==> flow/design.v <==
`timescale 1ns / 1ps
module register(clk,rst,en,d,q);
	parameter WIDTH = 16;
	input clk;
	input rst;
	input en;
	input [WIDTH-1:0] d;
	output reg [WIDTH-1:0] q;
always @(posedge clk) begin
	if(rst)
		q <= 0;
	else if(en)
		q <= d;
end
endmodule
`timescale 1ns / 1ps
module SignExtend(
	input [8:0] imm,
	output [15:0] sgnimm
    );
assign sgnimm = {{7{imm[8]}},imm};
endmodule
`timescale 1ns / 1ps
module multiplier(
	input [15:0] X,Y,
	output [31:0] SignedResult
   );
	wire [31:0] MR;
	wire [15:0] MX,MY;
	assign MX = X[15]?-X:X;
	assign MY = Y[15]?-Y:Y;
	assign MR = MX*MY;
	assign SignedResult = (X[15]^Y[15])?-MR:MR;
endmodule
`timescale 1ns / 1ps
module divider(
	input [31:0] X,
	input [15:0] Y,
	output [31:0] Q,
	output [15:0] R
	);
	wire [31:0] UQ;
	wire [15:0] UR;
	wire [31:0] MX;
	wire [15:0] MY;
	assign MX = X[31]?-X:X;
	assign MY = Y[15]?-Y:Y;
	assign UQ = (MY == 0) ? 32'hFFFFFFFF : MX/MY;
	assign Q = (X[31]^Y[15])?-UQ:UQ;
	assign UR = (MY == 0) ? MX[15:0] : MX%MY;
	assign R = X[31]?-UR:UR;
endmodule
`timescale 1ns / 1ps
module pow(
	input clk,rst,
	input start,
	output reg ready,
	input [15:0] base,expo,
	output [31:0] result,
	output reg Cflag,Oflag
    );
reg is_idle,is_idle_nxt;
reg [47:0] tmp_res,tmp_res_nxt,tmp_tmp;
reg [15:0] base_reg,base_nxt,expo_reg,expo_nxt;
assign result = tmp_res[31:0];
reg Oflag_nxt;
always @(posedge clk) begin
	if(rst) begin
		is_idle <= 1;
		tmp_res <= 0;
		base_reg <= 0;
		expo_reg <= 0;
		Oflag <= 0;
	end else begin
		is_idle <= is_idle_nxt;
		tmp_res <= tmp_res_nxt;
		base_reg <= base_nxt;
		expo_reg <= expo_nxt;
		Oflag <= Oflag_nxt;
	end
end
always @(*) begin
	is_idle_nxt = is_idle;
	base_nxt = base_reg;
	expo_nxt = expo_reg;
	Oflag_nxt = Oflag;
	tmp_res_nxt = tmp_res;
	Cflag = 0;
	ready = 0;
	tmp_tmp = 0;
	if(is_idle) begin
		ready = 0;
		if(start) begin
			is_idle_nxt = 0;
			base_nxt = base;
			expo_nxt = expo;
			tmp_res_nxt = 1;
			Oflag_nxt = 0;
		end
	end else begin  
		if(expo_reg == 0 || expo_reg[15]) begin
			if((expo_reg == 0 && base_reg == 0) || expo_reg[15])
				Cflag = 1; 
			ready=1;
			is_idle_nxt = 1;
		end else begin
			expo_nxt = expo_reg - 1;
			tmp_tmp = (tmp_res[47]?-tmp_res:tmp_res) * {32'b0,(base_reg[15]?-base_reg:base_reg)};
			tmp_res_nxt = (tmp_res[47] ^ base_reg[15])?-tmp_tmp:tmp_tmp;
			if((tmp_res_nxt&48'hFFFF80000000) != 0 && (tmp_res_nxt&48'hFFFF80000000) != 48'hFFFF80000000)
				Oflag_nxt = 1;
		end
	end
end
endmodule
`timescale 1ns / 1ps
module sqrt(
	input clk,rst,
	input start,
	output reg ready,
	input [31:0] initial_nr,
	output [15:0] result,
	output reg Cflag,Oflag
    );
reg [1:0] state_reg,state_nxt;
reg [63:0] operand,operand_nxt;
reg [15:0] res_tmp,res_tmp_nxt;
reg [7:0] cnt,cnt_nxt;
assign result = res_tmp;
always @(posedge clk) begin
	if(rst) begin
		state_reg <= 0;
		operand <= 0;
		res_tmp <= 0;
		cnt <= 0;
	end else begin
		state_reg <= state_nxt;
		operand <= operand_nxt;
		res_tmp <= res_tmp_nxt;
		cnt <= cnt_nxt;
	end
end
always @(*) begin
	state_nxt = state_reg;
	operand_nxt = operand;
	res_tmp_nxt = res_tmp;
	cnt_nxt = cnt;
	ready = 0;
	Cflag = 0;
	Oflag = 0;
	case(state_reg)
		0: begin
			if(start) begin
				state_nxt = 1;
				operand_nxt = {32'b0,initial_nr};
				res_tmp_nxt = 0;
				cnt_nxt = 16;
			end
		end
		1: begin
			operand_nxt = operand<<2;
			if(cnt == 0 || (cnt == 16 && operand[31])) begin
				if(operand[31])
					Cflag = 1;
				state_nxt = 0;
				Oflag = res_tmp[15];
				ready = 1;
			end else
				state_nxt = 2;
		end
		2: begin
			cnt_nxt = cnt - 1;
			if(operand[63:32] >= {14'b0,res_tmp,2'b01}) begin
				operand_nxt[63:32] = operand[63:32] - {14'b0,res_tmp,2'b01};
				res_tmp_nxt = {res_tmp[14:0],1'b1};
			end else begin
				res_tmp_nxt = {res_tmp[14:0],1'b0};
			end
			state_nxt = 1;
		end
	endcase
end
endmodule
`timescale 1ns / 1ps
module ALU(
	input clk,
	input rst,
	input [15:0] srcA,
	input [15:0] srcB,
	input [15:0] extra_X,
	output [15:0] res,
	output reg [15:0] extra_res,
	input [4:0] opsel,
	output reg ready,
	input Cflag,Oflag,
	output reg [3:0] flag_next
    );
reg [16:0] res_ext;
reg [16:0] shift_aid;
reg [15:0] shift_amount;
wire [16:0] sign_srcA;
assign res = res_ext[15:0];
wire [31:0] mul_result;
wire [31:0] div_result;
wire [15:0] mod_result;
assign sign_srcA = {16{srcA[15]}};
multiplier mul(srcA,srcB,mul_result);
divider    div({extra_X,srcA},srcB,div_result,mod_result);
wire pow_ready,pow_C,pow_O;
wire [31:0] pow_result;
pow p(.clk(clk), .rst(rst), 
	.start(opsel == 14),
	.ready(pow_ready),
	.base(srcA),.expo(srcB),
	.result(pow_result),
	.Cflag(pow_C),
	.Oflag(pow_O));
wire sqrt_ready,sqrt_C,sqrt_O;
wire [15:0] sqrt_result;
sqrt sq(.clk(clk), .rst(rst), 
	.start(opsel == 13),
	.ready(sqrt_ready),
	.initial_nr({extra_X,srcA}),
	.result(sqrt_result),
	.Cflag(sqrt_C),
	.Oflag(sqrt_O));
always @(*) begin
	extra_res = 0;
	res_ext = 0;
	ready = 1;
	flag_next[1] = Cflag;
	flag_next[0] = Oflag;
	flag_next[3] = 0;
	flag_next[2] = 0;
	shift_aid = 0;
	shift_amount = srcB;
	if(opsel[3] == 1)
		shift_amount = srcB & 16'h000f;
	case(opsel)
		0: res_ext = {1'b0,srcB};
		1: begin
			res_ext = srcA + srcB;
			flag_next[1] = res_ext[16];
			flag_next[0] = (srcA[15]&srcB[15]&(~res_ext[15]))|((~srcA[15])&(~srcB[15])&res_ext[15]);
			flag_next[3] = (res_ext == 0);
			flag_next[2] = res_ext[15];
		end
		2: begin
			res_ext = srcA - srcB;
			flag_next[1] = res_ext[16];
			flag_next[0] = (srcA[15]&(~srcB[15])&(~res_ext[15]))|((~srcA[15])&srcB[15]&res_ext[15]);
			flag_next[3] = (res_ext == 0);
			flag_next[2] = res_ext[15];
		end
		3: begin
			res_ext = srcA + 1;
			flag_next[1] = res_ext[16];
			flag_next[0] = (~srcA[15])&res_ext[15];
			flag_next[3] = (res_ext == 0);
			flag_next[2] = res_ext[15];
		end
		4: begin
			res_ext = srcA - 1;
			flag_next[1] = res_ext[16];
			flag_next[0] = srcA[15]&(~res_ext[15]);
			flag_next[3] = (res_ext == 0);
			flag_next[2] = res_ext[15];
		end
		8: begin
			res_ext = {1'b0, srcA & srcB};
			flag_next[3] = (res_ext == 0);
			flag_next[2] = res_ext[15];
		end
		9: begin
			res_ext = {1'b0, srcA | srcB};
			flag_next[3] = (res_ext == 0);
			flag_next[2] = res_ext[15];
		end
		10: begin
			res_ext = {1'b0, srcA ^ srcB};
			flag_next[3] = (res_ext == 0);
			flag_next[2] = res_ext[15];
		end
		11: begin
			res_ext = {1'b0, ~srcA};
			flag_next[3] = (res_ext == 0);
			flag_next[2] = res_ext[15];
		end
		12: begin
			res_ext = {1'b0,-srcA};
			flag_next[3] = (res_ext == 0);
			flag_next[2] = res_ext[15];
		end
		5: begin
			res_ext = {1'b0,mul_result[15:0]};
			extra_res = mul_result[31:16];
			flag_next[3] = (mul_result == 0);
			flag_next[2] = mul_result[31];
			flag_next[0] = (mul_result[31:15] == 0) || (mul_result[31:15] == 17'h1ffff);
			flag_next[1] = (mul_result[31:15] == 0) || (mul_result[31:15] == 17'h1ffff);
		end
		6: begin
			res_ext = {1'b0,div_result[15:0]};
			extra_res = div_result[31:16];
			flag_next[3] = (div_result == 0);
			flag_next[2] = div_result[31];
			flag_next[0] = ({extra_X,srcA} == 32'h80000000) && (srcB  == 16'hffff);
			flag_next[1] = (srcB == 0);
		end
		7: begin
			res_ext = {1'b0,mod_result};
			flag_next[3] = (mod_result == 0);
			flag_next[2] = mod_result[15];
			flag_next[0] = ({extra_X,srcA} == 32'h80000000) && (srcB  == 16'hffff);
			flag_next[1] = (srcB == 0);
		end
		14: begin
			ready = pow_ready;
			res_ext = {1'b0,pow_result[15:0]};
			extra_res = pow_result[31:16];
			flag_next[3] = (pow_result == 0);
			flag_next[2] = pow_result[31];
			flag_next[0] = pow_O;
			flag_next[1] = pow_C;
		end
		13: begin
			ready = sqrt_ready;
			res_ext = {1'b0,sqrt_result};
			flag_next[3] = (sqrt_result == 0);
			flag_next[2] = sqrt_result[15];
			flag_next[0] = sqrt_O;
			flag_next[1] = sqrt_C;
		end
		16, 24: begin
			shift_aid = ({srcA,1'b0}>>shift_amount);
			res_ext = shift_aid[16:1];
			flag_next[3] = (res_ext == 0);
			flag_next[2] = res_ext[15];
			flag_next[0] = (res_ext[15] != srcA[15]);
			flag_next[1] = shift_aid[0];
		end
		17, 25: begin
			shift_aid = ({1'b0,srcA}<<shift_amount);
			res_ext = shift_aid[15:0];
			flag_next[3] = (res_ext == 0);
			flag_next[2] = res_ext[15];
			flag_next[0] = (res_ext[15] != srcA[15]);
			flag_next[1] = shift_aid[16];
		end
		18, 26: begin
			shift_aid = ({srcA,1'b0}>>shift_amount) | (sign_srcA<<(16-shift_amount));
			res_ext = shift_aid[16:1];
			flag_next[3] = (res_ext == 0);
			flag_next[2] = res_ext[15];
			flag_next[0] = (res_ext[15] != srcA[15]);
			flag_next[1] = shift_aid[0];
		end
		19, 27: begin
			shift_aid = ({1'b0,srcA}<<shift_amount) | (sign_srcA>>(16-shift_amount));
			res_ext = shift_aid[15:0];
			flag_next[3] = (res_ext == 0);
			flag_next[2] = res_ext[15];
			flag_next[0] = (res_ext[15] != srcA[15]);
			flag_next[1] = shift_aid[16];
		end
		20, 28: begin
			res_ext = {1'b0,(srcA>>shift_amount)|(srcA<<(16-shift_amount))};
			flag_next[3] = (res_ext == 0);
			flag_next[2] = res_ext[15];
			flag_next[0] = (res_ext[15] != srcA[15]);
			flag_next[1] = res_ext[15];
		end
		21, 29: begin
			res_ext = {1'b0,(srcA<<shift_amount)|(srcA>>(16-shift_amount))};
			flag_next[3] = (res_ext == 0);
			flag_next[2] = res_ext[15];
			flag_next[0] = (res_ext[15] != srcA[15]);
			flag_next[1] = res_ext[0];
		end
		22, 30: begin
			res_ext = ({Cflag,srcA}>>shift_amount) | ({Cflag,srcA}<<(17-shift_amount));
			flag_next[1] = res_ext[16];
			flag_next[3] = (res_ext[15:0] == 0);
			flag_next[2] = res_ext[15];
			flag_next[0] = (res_ext[15] != srcA[15]);
		end
		23, 31: begin
			res_ext = ({Cflag,srcA}<<shift_amount) | ({Cflag,srcA}>>(17-shift_amount));
			flag_next[1] = res_ext[16];
			flag_next[3] = (res_ext[15:0] == 0);
			flag_next[2] = res_ext[15];
			flag_next[0] = (res_ext[15] != srcA[15]);
		end
	endcase
end
endmodule
`timescale 1ns / 1ps
module controlUnit(
	input [15:0] instr,
	output reg branch,
	output reg ret,
	output reg loadPC,
	output reg push,
	output reg op_stack,
	output reg [4:0] opsel,
	output reg [1:0] sel_srcA,
	output reg [1:0] sel_srcB,
	input ready,
	output reg [1:0] data_addr_sel,
	output reg wr_to_data_mem,
	output reg [1:0] mem_data_wr_sel,
	output reg reg_from_mem,
	output reg extra_write_X,
	output reg wr_X,
	output reg wr_Y,
	output reg wr_ACC,
	output reg save_flags,
	input [3:0] flags
);
always @(*) begin
	branch = 0;
	ret = 0;
	loadPC = ready;
	push = 0;
	op_stack = 0;
	opsel = 0;
	sel_srcA = 0;
	sel_srcB = 0;
	data_addr_sel = 0;
	wr_to_data_mem = 0;
	mem_data_wr_sel = 0;
	reg_from_mem = 0;
	extra_write_X = 0;
	wr_X = 0;
	wr_Y = 0;
	wr_ACC = 0;
	save_flags = 0;
	case(instr[15:10])
		0: begin   end
		1: begin
			if(instr[9]) begin  
				push = 1;
				op_stack = 1;
				data_addr_sel = 3;
				mem_data_wr_sel = instr[8:7];
				wr_to_data_mem = ready;
			end else begin  
				push = 0;
				op_stack = 1;
				data_addr_sel = 2;
				reg_from_mem = 1;
				if(instr[8:7] == 0)
					wr_X = ready;
				else if(instr[8:7] == 1)
					wr_Y = ready;
				else
					wr_ACC = ready;
			end
		end
		2: begin
			data_addr_sel = 1;
			reg_from_mem = 1;
			if(instr[9] == 0)
				wr_X = ready;
			else
				wr_Y = ready;
		end
		3: begin
			data_addr_sel = 1;
			if(instr[9] == 0)
				mem_data_wr_sel = 0;
			else
				mem_data_wr_sel = 1;
			wr_to_data_mem = ready;
		end
		4: begin
			data_addr_sel = 0;
			opsel = 1;
			sel_srcB = 3;
			reg_from_mem = 1;
			if(instr[9] == 0) begin
				wr_X = ready;
				sel_srcA = 1;
			end else begin
				wr_Y = ready;
				sel_srcA = 0;
			end
		end
		5: begin
			data_addr_sel = 0;
			opsel = 1;
			sel_srcB = 3;
			if(instr[9] == 0) begin
				mem_data_wr_sel = 0;
				sel_srcA = 1;
			end else begin
				mem_data_wr_sel = 1;
				sel_srcA = 0;
			end
			wr_to_data_mem = ready;
		end
		6: begin
			opsel = 0;
			sel_srcB = 3;
			reg_from_mem = 0;
			if(instr[9] == 0)
				wr_X = ready;
			else
				wr_Y = ready;
		end
		7: begin
			opsel = 0;
			reg_from_mem = 0;
			sel_srcB = instr[7:6];
			if(instr[9:8] == 2'b00) begin
				wr_X = ready;
			end else if (instr[9:8] == 2'b01) begin
				wr_Y = ready;
			end else begin
				wr_ACC = ready;
			end
		end
		8: begin
			opsel = 13;
			sel_srcA = 2;
			reg_from_mem = 0; wr_ACC = ready; save_flags = ready;
		end
		9: begin
			opsel = 14;
			sel_srcA = 2;
			sel_srcB = instr[9:8];
			wr_X = 1;
			extra_write_X = 1;
			reg_from_mem = 0; wr_ACC = ready; save_flags = ready;
		end
		16: branch = 1;
		17: branch = flags[3];
		18: branch = ~flags[3];
		19: branch = (flags[2] != flags[0]);
		20: branch = ((flags[3]==0) && (flags[0] == flags[2]));
		21: branch = ((flags[3]==1) || (flags[0] != flags[2]));
		22: branch = (flags[2] == flags[0]);
		23: branch = flags[1];
		24: branch = flags[0];
		30: begin
			push = 1;
			op_stack = 1;
			data_addr_sel = 3;
			mem_data_wr_sel = 3;
			wr_to_data_mem = ready;
			branch = 1;
		end
		31: begin
			push = 0;
			op_stack = 1;
			data_addr_sel = 2;
			ret = 1;
		end
		32: begin
			opsel = 1;
			if(instr[9] == 0)
				sel_srcA = 0;
			else
				sel_srcA = 1;
			sel_srcB = 3;
			reg_from_mem = 0; wr_ACC = ready; save_flags = ready;
		end
		33: begin
			opsel = 1;
			sel_srcA = 2;
			sel_srcB = 3;
			reg_from_mem = 0; wr_ACC = ready; save_flags = ready;
		end
		34: begin
			opsel = 1;
			sel_srcA = instr[9:8];
			sel_srcB = instr[7:6];
			reg_from_mem = 0; wr_ACC = ready; save_flags = ready;
		end
		36: begin
			opsel = 	2;
			if(instr[9] == 0)
				sel_srcA = 0;
			else
				sel_srcA = 1;
			sel_srcB = 3;
			reg_from_mem = 0; wr_ACC = ready; save_flags = ready;
		end
		37: begin
			opsel = 2;
			sel_srcA = 2;
			sel_srcB = 3;
			reg_from_mem = 0; wr_ACC = ready; save_flags = ready;
		end
		38: begin
			opsel = 2;
			sel_srcA = instr[9:8];
			sel_srcB = instr[7:6];
			reg_from_mem = 0; wr_ACC = ready; save_flags = ready;
		end
		40: begin  
			opsel = {1'b1,instr[4] | instr[1] | instr[0],instr[9:7]};
			sel_srcA = instr[6:5];
			if(instr[4]==1) begin
				sel_srcB = 3;
			end else begin
				sel_srcB = instr[3:2];
			end
			reg_from_mem = 0; wr_ACC = ready; save_flags = ready;
		end
		42: begin
			opsel = 3;
			sel_srcA = instr[9:8];
			if(instr[9:8] == 2'b00)
				wr_X = ready;
			else if(instr[9:8] == 2'b01)
				wr_Y = ready;
			else
				wr_ACC = ready;
			reg_from_mem = 0;
			save_flags = ready;
		end
		43: begin
			opsel = 4;
			sel_srcA = instr[9:8];
			if(instr[9:8] == 2'b00)
				wr_X = ready;
			else if(instr[9:8] == 2'b01)
				wr_Y = ready;
			else
				wr_ACC = ready;
			reg_from_mem = 0;
			save_flags = ready;
		end
		44: begin
			opsel = 5;
			sel_srcA = instr[9:8];
			sel_srcB = instr[7:6];
			wr_X = 1;
			extra_write_X = 1;
			reg_from_mem = 0; wr_ACC = ready; save_flags = ready;
		end
		45: begin
			opsel = 5;
			sel_srcA = 2;  sel_srcB = 3;
			wr_X = 1;
			extra_write_X = 1;
			reg_from_mem = 0; wr_ACC = ready; save_flags = ready;
		end
		46: begin
			opsel = 6;
			sel_srcA = instr[9:8];
			sel_srcB = instr[7:6];
			wr_X = 1;
			extra_write_X = 1;
			reg_from_mem = 0; wr_ACC = ready; save_flags = ready;
		end
		47: begin
			opsel = 6;
			sel_srcA = 2;  sel_srcB = 3;
			wr_X = 1;
			extra_write_X = 1;
			reg_from_mem = 0; wr_ACC = ready; save_flags = ready;
		end
		48: begin
			opsel = 7;
			sel_srcA = instr[9:8];
			sel_srcB = instr[7:6];
			reg_from_mem = 0; wr_ACC = ready; save_flags = ready;
		end
		49: begin
			opsel = 7;
			sel_srcA = 2;  sel_srcB = 3;
			reg_from_mem = 0; wr_ACC = ready; save_flags = ready;
		end
		50: begin
			opsel = 8;
			sel_srcA = instr[9:8];
			sel_srcB = instr[7:6];
			reg_from_mem = 0; wr_ACC = ready; save_flags = ready;
		end
		51: begin
			opsel = 8;
			sel_srcA = 2;  sel_srcB = 3;
			reg_from_mem = 0; wr_ACC = ready; save_flags = ready;
		end
		52: begin
			opsel = 9;
			sel_srcA = instr[9:8];
			sel_srcB = instr[7:6];
			reg_from_mem = 0; wr_ACC = ready; save_flags = ready;
		end
		53: begin
			opsel = 9;
			sel_srcA = 2;  sel_srcB = 3;
			reg_from_mem = 0; wr_ACC = ready; save_flags = ready;
		end
		54: begin
			opsel = 10;
			sel_srcA = instr[9:8];
			sel_srcB = instr[7:6];
			reg_from_mem = 0; wr_ACC = ready; save_flags = ready;
		end
		55: begin
			opsel = 10;
			sel_srcA = 2;  sel_srcB = 3;
			reg_from_mem = 0; wr_ACC = ready; save_flags = ready;
		end
		56: begin
			opsel = 11;
			sel_srcA = instr[9:8];
			reg_from_mem = 0; wr_ACC = ready; save_flags = ready;
		end
		57: begin
			opsel = 12;
			sel_srcA = instr[9:8];
			reg_from_mem = 0; wr_ACC = ready; save_flags = ready;
		end
		58: begin
			opsel = 	2;
			if(instr[9] == 0)
				sel_srcA = 0;
			else
				sel_srcA = 1;
			sel_srcB = 3;
			reg_from_mem = 0; wr_ACC = 0; save_flags = ready;
		end
		59: begin
			opsel = 2;
			sel_srcA = 2;
			sel_srcB = 3;
			reg_from_mem = 0; wr_ACC = 0; save_flags = ready;
		end
		60: begin
			opsel = 2;
			sel_srcA = instr[9:8];
			sel_srcB = instr[7:6];
			reg_from_mem = 0; wr_ACC = 0; save_flags = ready;
		end
		61: begin
			opsel = 	8;
			if(instr[9] == 0)
				sel_srcA = 0;
			else
				sel_srcA = 1;
			sel_srcB = 3;
			reg_from_mem = 0; wr_ACC = 0; save_flags = ready;
		end
		62: begin
			opsel = 8;
			sel_srcA = 2;
			sel_srcB = 3;
			reg_from_mem = 0; wr_ACC = 0; save_flags = ready;
		end
		63: begin
			opsel = 8;
			sel_srcA = instr[9:8];
			sel_srcB = instr[7:6];
			reg_from_mem = 0; wr_ACC = 0; save_flags = ready;
		end
	endcase
end
endmodule
`timescale 1ns / 1ps
module cpu(
	input clk,rst,
	output [9:0] instr_Addr,
	input [15:0] instr,
	output reg [8:0] data_Addr,
	output reg [15:0] write_data,
	input [15:0] read_data,
	output write_enable
    );
wire [15:0] sign_Imm;
wire [8:0] immediate;
assign immediate = instr[8:0];
SignExtend sgex(
	.imm(immediate),
	.sgnimm(sign_Imm)
);
wire [3:0] flag_reg,flag_next;
wire save_flags;
register #(4) FlagReg(clk,rst,save_flags,flag_next,flag_reg);
reg [15:0] srcA,srcB;
wire [15:0] res,extra_res;
reg [8:0] SP_next;
wire [8:0] SP_reg;
wire branch,ret,loadPC,reg_from_mem;
wire push,op_stack,wr_X,wr_Y,wr_ACC,extra_write_X;
wire [1:0] sel_srcA,sel_srcB,data_addr_sel,mem_data_wr_sel;
wire [4:0] opsel;
wire ready;
controlUnit cu(
	.instr(instr),
	.branch(branch),
	.ret(ret),
	.loadPC(loadPC),
	.push(push),
	.op_stack(op_stack),
	.opsel(opsel),
	.sel_srcA(sel_srcA),
	.sel_srcB(sel_srcB),
	.ready(ready),
	.data_addr_sel(data_addr_sel),
	.wr_to_data_mem(write_enable),
	.mem_data_wr_sel(mem_data_wr_sel),
	.reg_from_mem(reg_from_mem),
	.extra_write_X(extra_write_X),
	.wr_X(wr_X),
	.wr_Y(wr_Y),
	.wr_ACC(wr_ACC),
	.save_flags(save_flags),
	.flags(flag_reg)
);
wire [15:0] X_reg,Y_reg,ACC_reg;
reg [15:0] reg_next;
register X  (clk,rst,wr_X, extra_write_X?extra_res:reg_next  ,X_reg);
register Y  (clk,rst,wr_Y,reg_next,Y_reg);
register ACC(clk,rst,wr_ACC,reg_next,ACC_reg);
always @(*) begin
	if(reg_from_mem)
		reg_next = read_data;
	else
		reg_next = res;
end
wire [9:0] PC_reg,PC_reg_plus_1;
reg [9:0] PC_next;
wire [9:0] PC_branch;
assign PC_reg_plus_1 = PC_reg + 1;
register #(10) PC(clk,rst,loadPC,PC_next,PC_reg);
assign instr_Addr = PC_reg;
assign PC_branch = instr[9:0];
always @(*) begin
	PC_next = PC_reg_plus_1;
	if(ret)
		PC_next = read_data[9:0];
	else if(branch)
		PC_next = PC_branch;
end
ALU alu(
	.clk(clk),.rst(rst),
	.srcA(srcA),
	.srcB(srcB),
	.extra_X(X_reg),
	.res(res),
	.extra_res(extra_res),
	.opsel(opsel),
	.ready(ready),
	.Cflag(flag_reg[1]),
	.Oflag(flag_reg[0]),
	.flag_next(flag_next)
);
always @(*) begin
	case(sel_srcA)
		0: srcA = X_reg;
		1: srcA = Y_reg;
		2: srcA = ACC_reg;
		3: srcA = sign_Imm;
	endcase
	case(sel_srcB)
		0: srcB = X_reg;
		1: srcB = Y_reg;
		2: srcB = ACC_reg;
		3: srcB = sign_Imm;
	endcase
end
always @(*) begin
	case(mem_data_wr_sel)
		0: write_data = X_reg;
		1: write_data = Y_reg;
		2: write_data = ACC_reg;
		3: write_data = {6'b0,PC_reg_plus_1};
	endcase
	if(push)
		SP_next = SP_reg - 1;
	else
		SP_next = SP_reg + 1;
	case(data_addr_sel)
		0: data_Addr = res[8:0];
		1: data_Addr = instr[8:0];
		2: data_Addr = SP_reg;
		3: data_Addr = SP_next;
	endcase
end
register #(9) SP (clk,rst,op_stack,SP_next,SP_reg);
endmodule
======== Tool chain data of cpu ========
The steps from the RTL of cpu to its reports follow in flow order.
Lines are those of the file above, counted from 1.
Operators: Yosys type, input widths -> output width; for muxes data width and select width s.
A cell with n/a has no value.
inputs
  top module .............................. cpu
  clock port .............................. clk
  library ................................. sky130hd
  timing corner ........................... tt_025C_1v80

======== Word level ========
Yosys after proc, flatten, opt, wreduce and memory -nomap, before mapping. Memory bits, and registers merged into a memory's read port (data or address), are not among the register bits. Print and check cells are not counted.
operators by class
  add/sub/neg operators ................... 21
  multiply operators ...................... 2
  divide/modulo/power cells ............... 2
  order comparisons ....................... 1
  equal/unequal tests ..................... 116
  shift operators ......................... 12
  multiplexer cells ....................... 102
  bitwise logic cells ..................... 33
  reductions and logical operators ........ 94
operator list
  operator            count
  $mul 48x16->48      1
  $mul 16x16->32      1
  $div 32x16->32      1
  $mod 32x16->32      1
  $pmux 16 s23        1
  $logic_not 16->1    19
  $mux 48             5
  $mux 16             12
  $pmux 16 s4         3
  $eq 6x6->1 const B  29
  $mux 32             5
  $neg 32->32         3
  $logic_not 32->1    3
  $neg 48->48         2
  $pmux 32 s3         1
  $logic_not 17->1    5
  $eq 5x5->1 const B  16
  $pmux 5 s15         1
  $or 17x17->17       4
  $eq 6x5->1 const B  11
  $neg 16->16         4
  $pmux 32 s2         1
  $mux 64             1
  $or 16x16->16       3
  $reduce_bool 48->1  1
  $pmux 16 s3         1
  $pmux 1 s22         2
  $mux 1              43
Other operator kinds: 84; their cells: 203.
word-level totals
  register bits ........................... 243
  bits of input ports ..................... 34
  output and inout bits ................... 36
  elaborated cells ........................ 400

======== Logic depth ========
Depth = most cells in a row (Yosys ltp): at word level without a register or memory, in the mapped netlist without a sequential cell, where the memories' decode and read muxes count.
depth
  word-level depth ........................ 14
  ABC_AREA ................................ 0
  depth in mapped cells ................... 606
  gate-level depth less buffers ........... 556

======== After synthesis ========
The flow's flattened synthesis, as Yosys stat reports it; memories are mapped. The netlist is that of the ABC_AREA named above (0 if unset); the other value can give another one.
synthesis totals
  mapped cells ............................ 10383
  synthesis area .......................... 0.0768725 sq mm
  sequential area ......................... 0.0048847 sq mm
  flip-flop cells ......................... 244
  buffers ................................. 526
cells by type
  cell                       count  total area (sq um)
  sky130_fd_sc_hd__fa_1      726    1.45E+04
  sky130_fd_sc_hd__ha_1      671    8.4E+03
  sky130_fd_sc_hd__dfxtp_1   244    4.88E+03
  sky130_fd_sc_hd__nand2_1   1210   4.54E+03
  sky130_fd_sc_hd__nor2_1    1195   4.49E+03
  sky130_fd_sc_hd__inv_1     983    3.69E+03
  sky130_fd_sc_hd__xnor2_1   401    3.51E+03
  sky130_fd_sc_hd__a21oi_1   571    2.86E+03
  sky130_fd_sc_hd__o21ai_0   426    2.13E+03
  sky130_fd_sc_hd__nor3_1    399    2E+03
  sky130_fd_sc_hd__o21a_1    253    1.9E+03
  sky130_fd_sc_hd__xor2_1    185    1.62E+03
  sky130_fd_sc_hd__clkbuf_1  423    1.59E+03
  sky130_fd_sc_hd__mux2i_1   148    1.48E+03
  sky130_fd_sc_hd__o31ai_1   161    1.21E+03
  sky130_fd_sc_hd__a211oi_1  153    1.15E+03
  sky130_fd_sc_hd__mux2_2    100    1126.08
  sky130_fd_sc_hd__a21o_1    120    900.864
Other cell types: 117; their cells: 2014.
The figures by module come from a second, unflattened synthesis with its own total; it is not the netlist above.
unflattened totals
  cell total of the unflattened synthesis .. 10847
  area total of the unflattened synthesis .. 0.0817446 sq mm
Rows give one instance, submodules left out.
modules
  module               instances  cells  area (sq mm)  sequential area (sq mm)
  divider              1          3679   0.0255908     0
  pow                  1          3147   0.0253243     0.0016416
  multiplier           1          1287   0.0102523     0
  ALU                  1          1454   0.0092151     0
  sqrt                 1          614    0.0050749     0.0018217
  cpu                  1          218    0.0023698     0
  register             3          52     0.0005806     0.0003203
  controlUnit          1          202    0.0012437     0
  register (WIDTH=10)  1          32     0.0003528     0.0002002
  register (WIDTH=9)   1          29     0.0003191     0.0001802
  register (WIDTH=4)   1          13     0.0001401     0.0000801
  SignExtend           1          16     0.0001201     0

======== Path before layout ========
Source: OpenSTA report_checks on the synthesized netlist (no wires, ideal clock, input and output delay 20% of the period each), path of least setup slack; recovery checks are left aside. Register names are those of the netlist, which keeps one name where synthesis merged equal registers.
timing post-synthesis
  path kind ............................... input -> output
  from .................................... in instr[11]
  to ...................................... out data_Addr[8]
  clock period ............................ 165000 ps
  input delay ............................. 33000 ps
  output delay ............................ 33000 ps
  time at the first pin ................... 33000 ps
  arrival time ............................ 143257 ps
  data required time ...................... 132000 ps
  setup slack ............................. -11257 ps
  delay of the path ....................... 110257 ps
  driving pins on the path ................ 580
  buffers on the path ..................... 58
  synthesis period reached ................ 176257 ps
"delay of the path" is the arrival time less input delay plus setup time.
A path that ends at an output port has no setup time.
"driving pins on the path": output pins that drive a net of the path, with the launching flip-flop's if there is one; two outputs of one cell count as two.
"synthesis period reached" is the clock period less the worst setup slack; recovery checks do not enter. This is arithmetic on one report: input and output delays are still those of the set period (20% each).
Between the ends stands the longest chain of elaborated cells between them, by number of cells; it is not shown to be the way that was timed. Of several equally long chains one is given.
Each line given opens the expression or statement behind the cell; cells for indexed reads and writes are added by Yosys, which also makes memories of some case tables.
between the ends, post-synthesis
  cells stage by stage .................... sky130_fd_sc_hd__buf_6 -> sky130_fd_sc_hd__and2_1 -> sky130_fd_sc_hd__or3_1 -> sky130_fd_sc_hd__a31oi_2 -> sky130_fd_sc_hd__nor3_2 -> sky130_fd_sc_hd__buf_2 -> sky130_fd_sc_hd__o32ai_1 -> sky130_fd_sc_hd__or2_2 -> sky130_fd_sc_hd__clkbuf_1 -> sky130_fd_sc_hd__buf_1 -> sky130_fd_sc_hd__ha_1 -> sky130_fd_sc_hd__o221a_2 -> sky130_fd_sc_hd__buf_2 -> sky130_fd_sc_hd__and2_1 -> sky130_fd_sc_hd__nand3_1 -> sky130_fd_sc_hd__o211a_1 -> sky130_fd_sc_hd__nor4_1 -> sky130_fd_sc_hd__buf_2 -> [... 544 more ...] -> sky130_fd_sc_hd__a211o_1 -> sky130_fd_sc_hd__a21oi_1 -> sky130_fd_sc_hd__nand2_1 -> sky130_fd_sc_hd__a21oi_1 -> sky130_fd_sc_hd__o2111ai_1 -> sky130_fd_sc_hd__nor2_1 -> sky130_fd_sc_hd__buf_2 -> sky130_fd_sc_hd__a31oi_1 -> sky130_fd_sc_hd__mux2i_2 -> sky130_fd_sc_hd__ha_1 -> sky130_fd_sc_hd__inv_1 -> sky130_fd_sc_hd__a2111o_1 -> sky130_fd_sc_hd__or4_4 -> sky130_fd_sc_hd__o21ai_1 -> sky130_fd_sc_hd__xnor2_1 -> sky130_fd_sc_hd__nor2_1 -> sky130_fd_sc_hd__nor3_1 -> sky130_fd_sc_hd__a21oi_1
  length of the longest elaborated chain .. 13
  elaborated cells between the ends (all ways) .. 165
  classes of those cells .................. 12 x add/sub; 1 x mul; 2 x div; 79 x eq/ne; 12 x shift; 19 x mux; 12 x logic; 28 x reduce/logical
ends and longest elaborated chain, post-synthesis
  element             line  text
  start: declaration  768   input [15:0] instr,
  $eq 6x6->1          438   case(instr[15:10])
  $reduce_or 14->1    n/a
  $pmux 2 s5          438
  $eq 2x2->1          854   case(sel_srcA)
  $pmux 16 s4         854
  $neg 32->32         46    assign MX = X[31]?-X:X;
  $mux 32             46
  $mod 32x16->32      50    assign UR = (MY == 0) ? MX[15:0] : MX%MY;
  $mux 16             50
  $neg 16->16         51    assign R = X[31]?-UR:UR;
  $mux 16             51
  $pmux 16 s23        239   case(opsel)
  $pmux 9 s4          878   case(data_addr_sel)
  end: declaration    769   output reg [8:0] data_Addr,

======== Path in the finished layout ========
From the final timing report of record 1: the path of least setup slack in the routed layout; clock arrival at registers is part of the times.
The report prints the path's times to 10 ps; the period is as set.
timing post-layout
  path kind ............................... input -> output
  from .................................... in instr[10]
  to ...................................... out data_Addr[8]
  clock period ............................ 164000 ps
  input delay ............................. 32800 ps
  output delay ............................ 32800 ps
  time at the first pin ................... 32800 ps
  arrival time ............................ 128420 ps
  data required time ...................... 131200 ps
  setup slack ............................. 2780 ps
  driving pins on the path ................ 551
  buffers on the path ..................... 22
Between the ends stands the longest chain of elaborated cells between them, by number of cells; it is not shown to be the way that was timed. Of several equally long chains one is given.
between the ends, post-layout
  cells stage by stage .................... sky130_fd_sc_hd__buf_12 -> sky130_fd_sc_hd__buf_12 -> sky130_fd_sc_hd__or4b_4 -> sky130_fd_sc_hd__buf_6 -> sky130_fd_sc_hd__nor2_4 -> sky130_fd_sc_hd__a221o_2 -> sky130_fd_sc_hd__or2_4 -> sky130_fd_sc_hd__buf_4 -> sky130_fd_sc_hd__mux2i_1 -> sky130_fd_sc_hd__a211o_1 -> sky130_fd_sc_hd__nand3_1 -> sky130_fd_sc_hd__nor3_2 -> sky130_fd_sc_hd__buf_4 -> sky130_fd_sc_hd__nand3_1 -> sky130_fd_sc_hd__o21ai_0 -> sky130_fd_sc_hd__xnor2_1 -> sky130_fd_sc_hd__ha_1 -> sky130_fd_sc_hd__o21a_1 -> [... 515 more ...] -> sky130_fd_sc_hd__a21oi_2 -> sky130_fd_sc_hd__nand2_1 -> sky130_fd_sc_hd__a21oi_2 -> sky130_fd_sc_hd__o2111ai_2 -> sky130_fd_sc_hd__nor2_4 -> sky130_fd_sc_hd__buf_12 -> sky130_fd_sc_hd__and3_4 -> sky130_fd_sc_hd__a311o_1 -> sky130_fd_sc_hd__ha_2 -> sky130_fd_sc_hd__inv_2 -> sky130_fd_sc_hd__a2111o_1 -> sky130_fd_sc_hd__or4_4 -> sky130_fd_sc_hd__o21ai_4 -> sky130_fd_sc_hd__xnor2_2 -> sky130_fd_sc_hd__nor2_1 -> sky130_fd_sc_hd__nor3_2 -> sky130_fd_sc_hd__a21oi_1 -> sky130_fd_sc_hd__clkbuf_2
  length of the longest elaborated chain .. 13
  elaborated cells between the ends (all ways) .. 165
  classes of those cells .................. 12 x add/sub; 1 x mul; 2 x div; 79 x eq/ne; 12 x shift; 19 x mux; 12 x logic; 28 x reduce/logical
ends and longest elaborated chain, post-layout
  element             line  text
  start: declaration  768   input [15:0] instr,
  $eq 6x6->1          438   case(instr[15:10])
  $reduce_or 14->1    n/a
  $pmux 2 s5          438
  $eq 2x2->1          854   case(sel_srcA)
  $pmux 16 s4         854
  $neg 32->32         46    assign MX = X[31]?-X:X;
  $mux 32             46
  $mod 32x16->32      50    assign UR = (MY == 0) ? MX[15:0] : MX%MY;
  $mux 16             50
  $neg 16->16         51    assign R = X[31]?-UR:UR;
  $mux 16             51
  $pmux 16 s23        239   case(opsel)
  $pmux 9 s4          878   case(data_addr_sel)
  end: declaration    769   output reg [8:0] data_Addr,

Memo
Re: implementation data of cpu

Settings and measured results of 2 stored flow runs for module cpu (sky130hd), not sorted in any way. The constraints put input and output delay at 20% of the set period each and load the outputs with 0.01 pF.
"achieved clock period" is the run's clock period less its worst setup slack. It is reckoned from that one timing run; input and output delays stay at 20% of the period that was set.
"worst path time": the worst setup path's part of the clock period (all of it between registers, 20% less for each end at a port) less its slack. A launch clock that arrives late makes it longer, a capture clock that arrives late makes it shorter.
"worst path time" is known to 10 ps.

======== record 1 ========
==> flow/run.sh <==
#!/bin/bash
# the make line also repeats the synthesis and layout settings of config.mk as NAME=value (left out here)
make -C /OpenROAD-flow-scripts/flow DESIGN_CONFIG=/design/flow/config.mk WORK_HOME=/design/flow/orfs CLKGATE_MAP_FILE= finish
==> flow/config.mk <==
export PLATFORM = sky130hd
export DESIGN_NAME = cpu
export DESIGN_NICKNAME = cpu
export VERILOG_FILES = /design/flow/design.v
export SDC_FILE = /design/flow/constraint.sdc
export NUM_CORES = 4
export LEC_CHECK = 0
export CAP_MARGIN = 20
export CORE_MARGIN = 2
export CORE_UTILIZATION = 40
export SLEW_MARGIN = 20
==> flow/constraint.sdc <==
create_clock -name core_clock -period 164.0 [get_ports {clk}]
set_input_delay 32.8000 -clock core_clock [delete_from_list [all_inputs] [get_ports {clk}]]
set_output_delay 32.8000 -clock core_clock [all_outputs]
set_load 0.01 [all_outputs]

-------- measured, record 1 --------
  setup total negative slack .............. 0 ps
  full die area ........................... 0.195704 sq mm
  utilization in the final report ......... 48.2 %
  mapped cell area after synthesis ........ 0.0768725 sq mm
  achieved clock period ................... 161219 ps
  standard-cell area after layout ......... 0.0918218 sq mm
  worst slack on setup checks ............. 2781 ps
  worst path time ......................... 95620 ps
  critical path kind ...................... input -> output
  final worst hold slack .................. 463 ps

======== record 2 ========
==> flow/run.sh <==
#!/bin/bash
# the make line also repeats the synthesis and layout settings of config.mk as NAME=value (left out here)
make -C /OpenROAD-flow-scripts/flow DESIGN_CONFIG=/design/flow/config.mk WORK_HOME=/design/flow/orfs CLKGATE_MAP_FILE= finish
==> flow/config.mk <==
export PLATFORM = sky130hd
export DESIGN_NAME = cpu
export DESIGN_NICKNAME = cpu
export VERILOG_FILES = /design/flow/design.v
export SDC_FILE = /design/flow/constraint.sdc
export NUM_CORES = 4
export LEC_CHECK = 0
export CAP_MARGIN = 15
export CORE_ASPECT_RATIO = 1.2
export CORE_MARGIN = 2
export CORE_UTILIZATION = 23
export CTS_CLUSTER_DIAMETER = 153
export GPL_TIMING_DRIVEN = 1
export HOLD_SLACK_MARGIN = 0.16
export MIN_ROUTING_LAYER = met1
export PLACE_DENSITY = 0.57
export SLEW_MARGIN = 20
==> flow/constraint.sdc <==
create_clock -name core_clock -period 164.0 [get_ports {clk}]
set_input_delay 32.8000 -clock core_clock [delete_from_list [all_inputs] [get_ports {clk}]]
set_output_delay 32.8000 -clock core_clock [all_outputs]
set_load 0.01 [all_outputs]

-------- measured, record 2 --------
  setup total negative slack .............. 0 ps
  full die area ........................... 0.33889 sq mm
  utilization in the final report ......... 27.9 %
  mapped cell area after synthesis ........ 0.0768725 sq mm
  achieved clock period ................... 161792 ps
  standard-cell area after layout ......... 0.0928165 sq mm
  worst slack on setup checks ............. 2208 ps
  worst path time ......................... 96190 ps
  critical path kind ...................... input -> output
  final worst hold slack .................. 471 ps
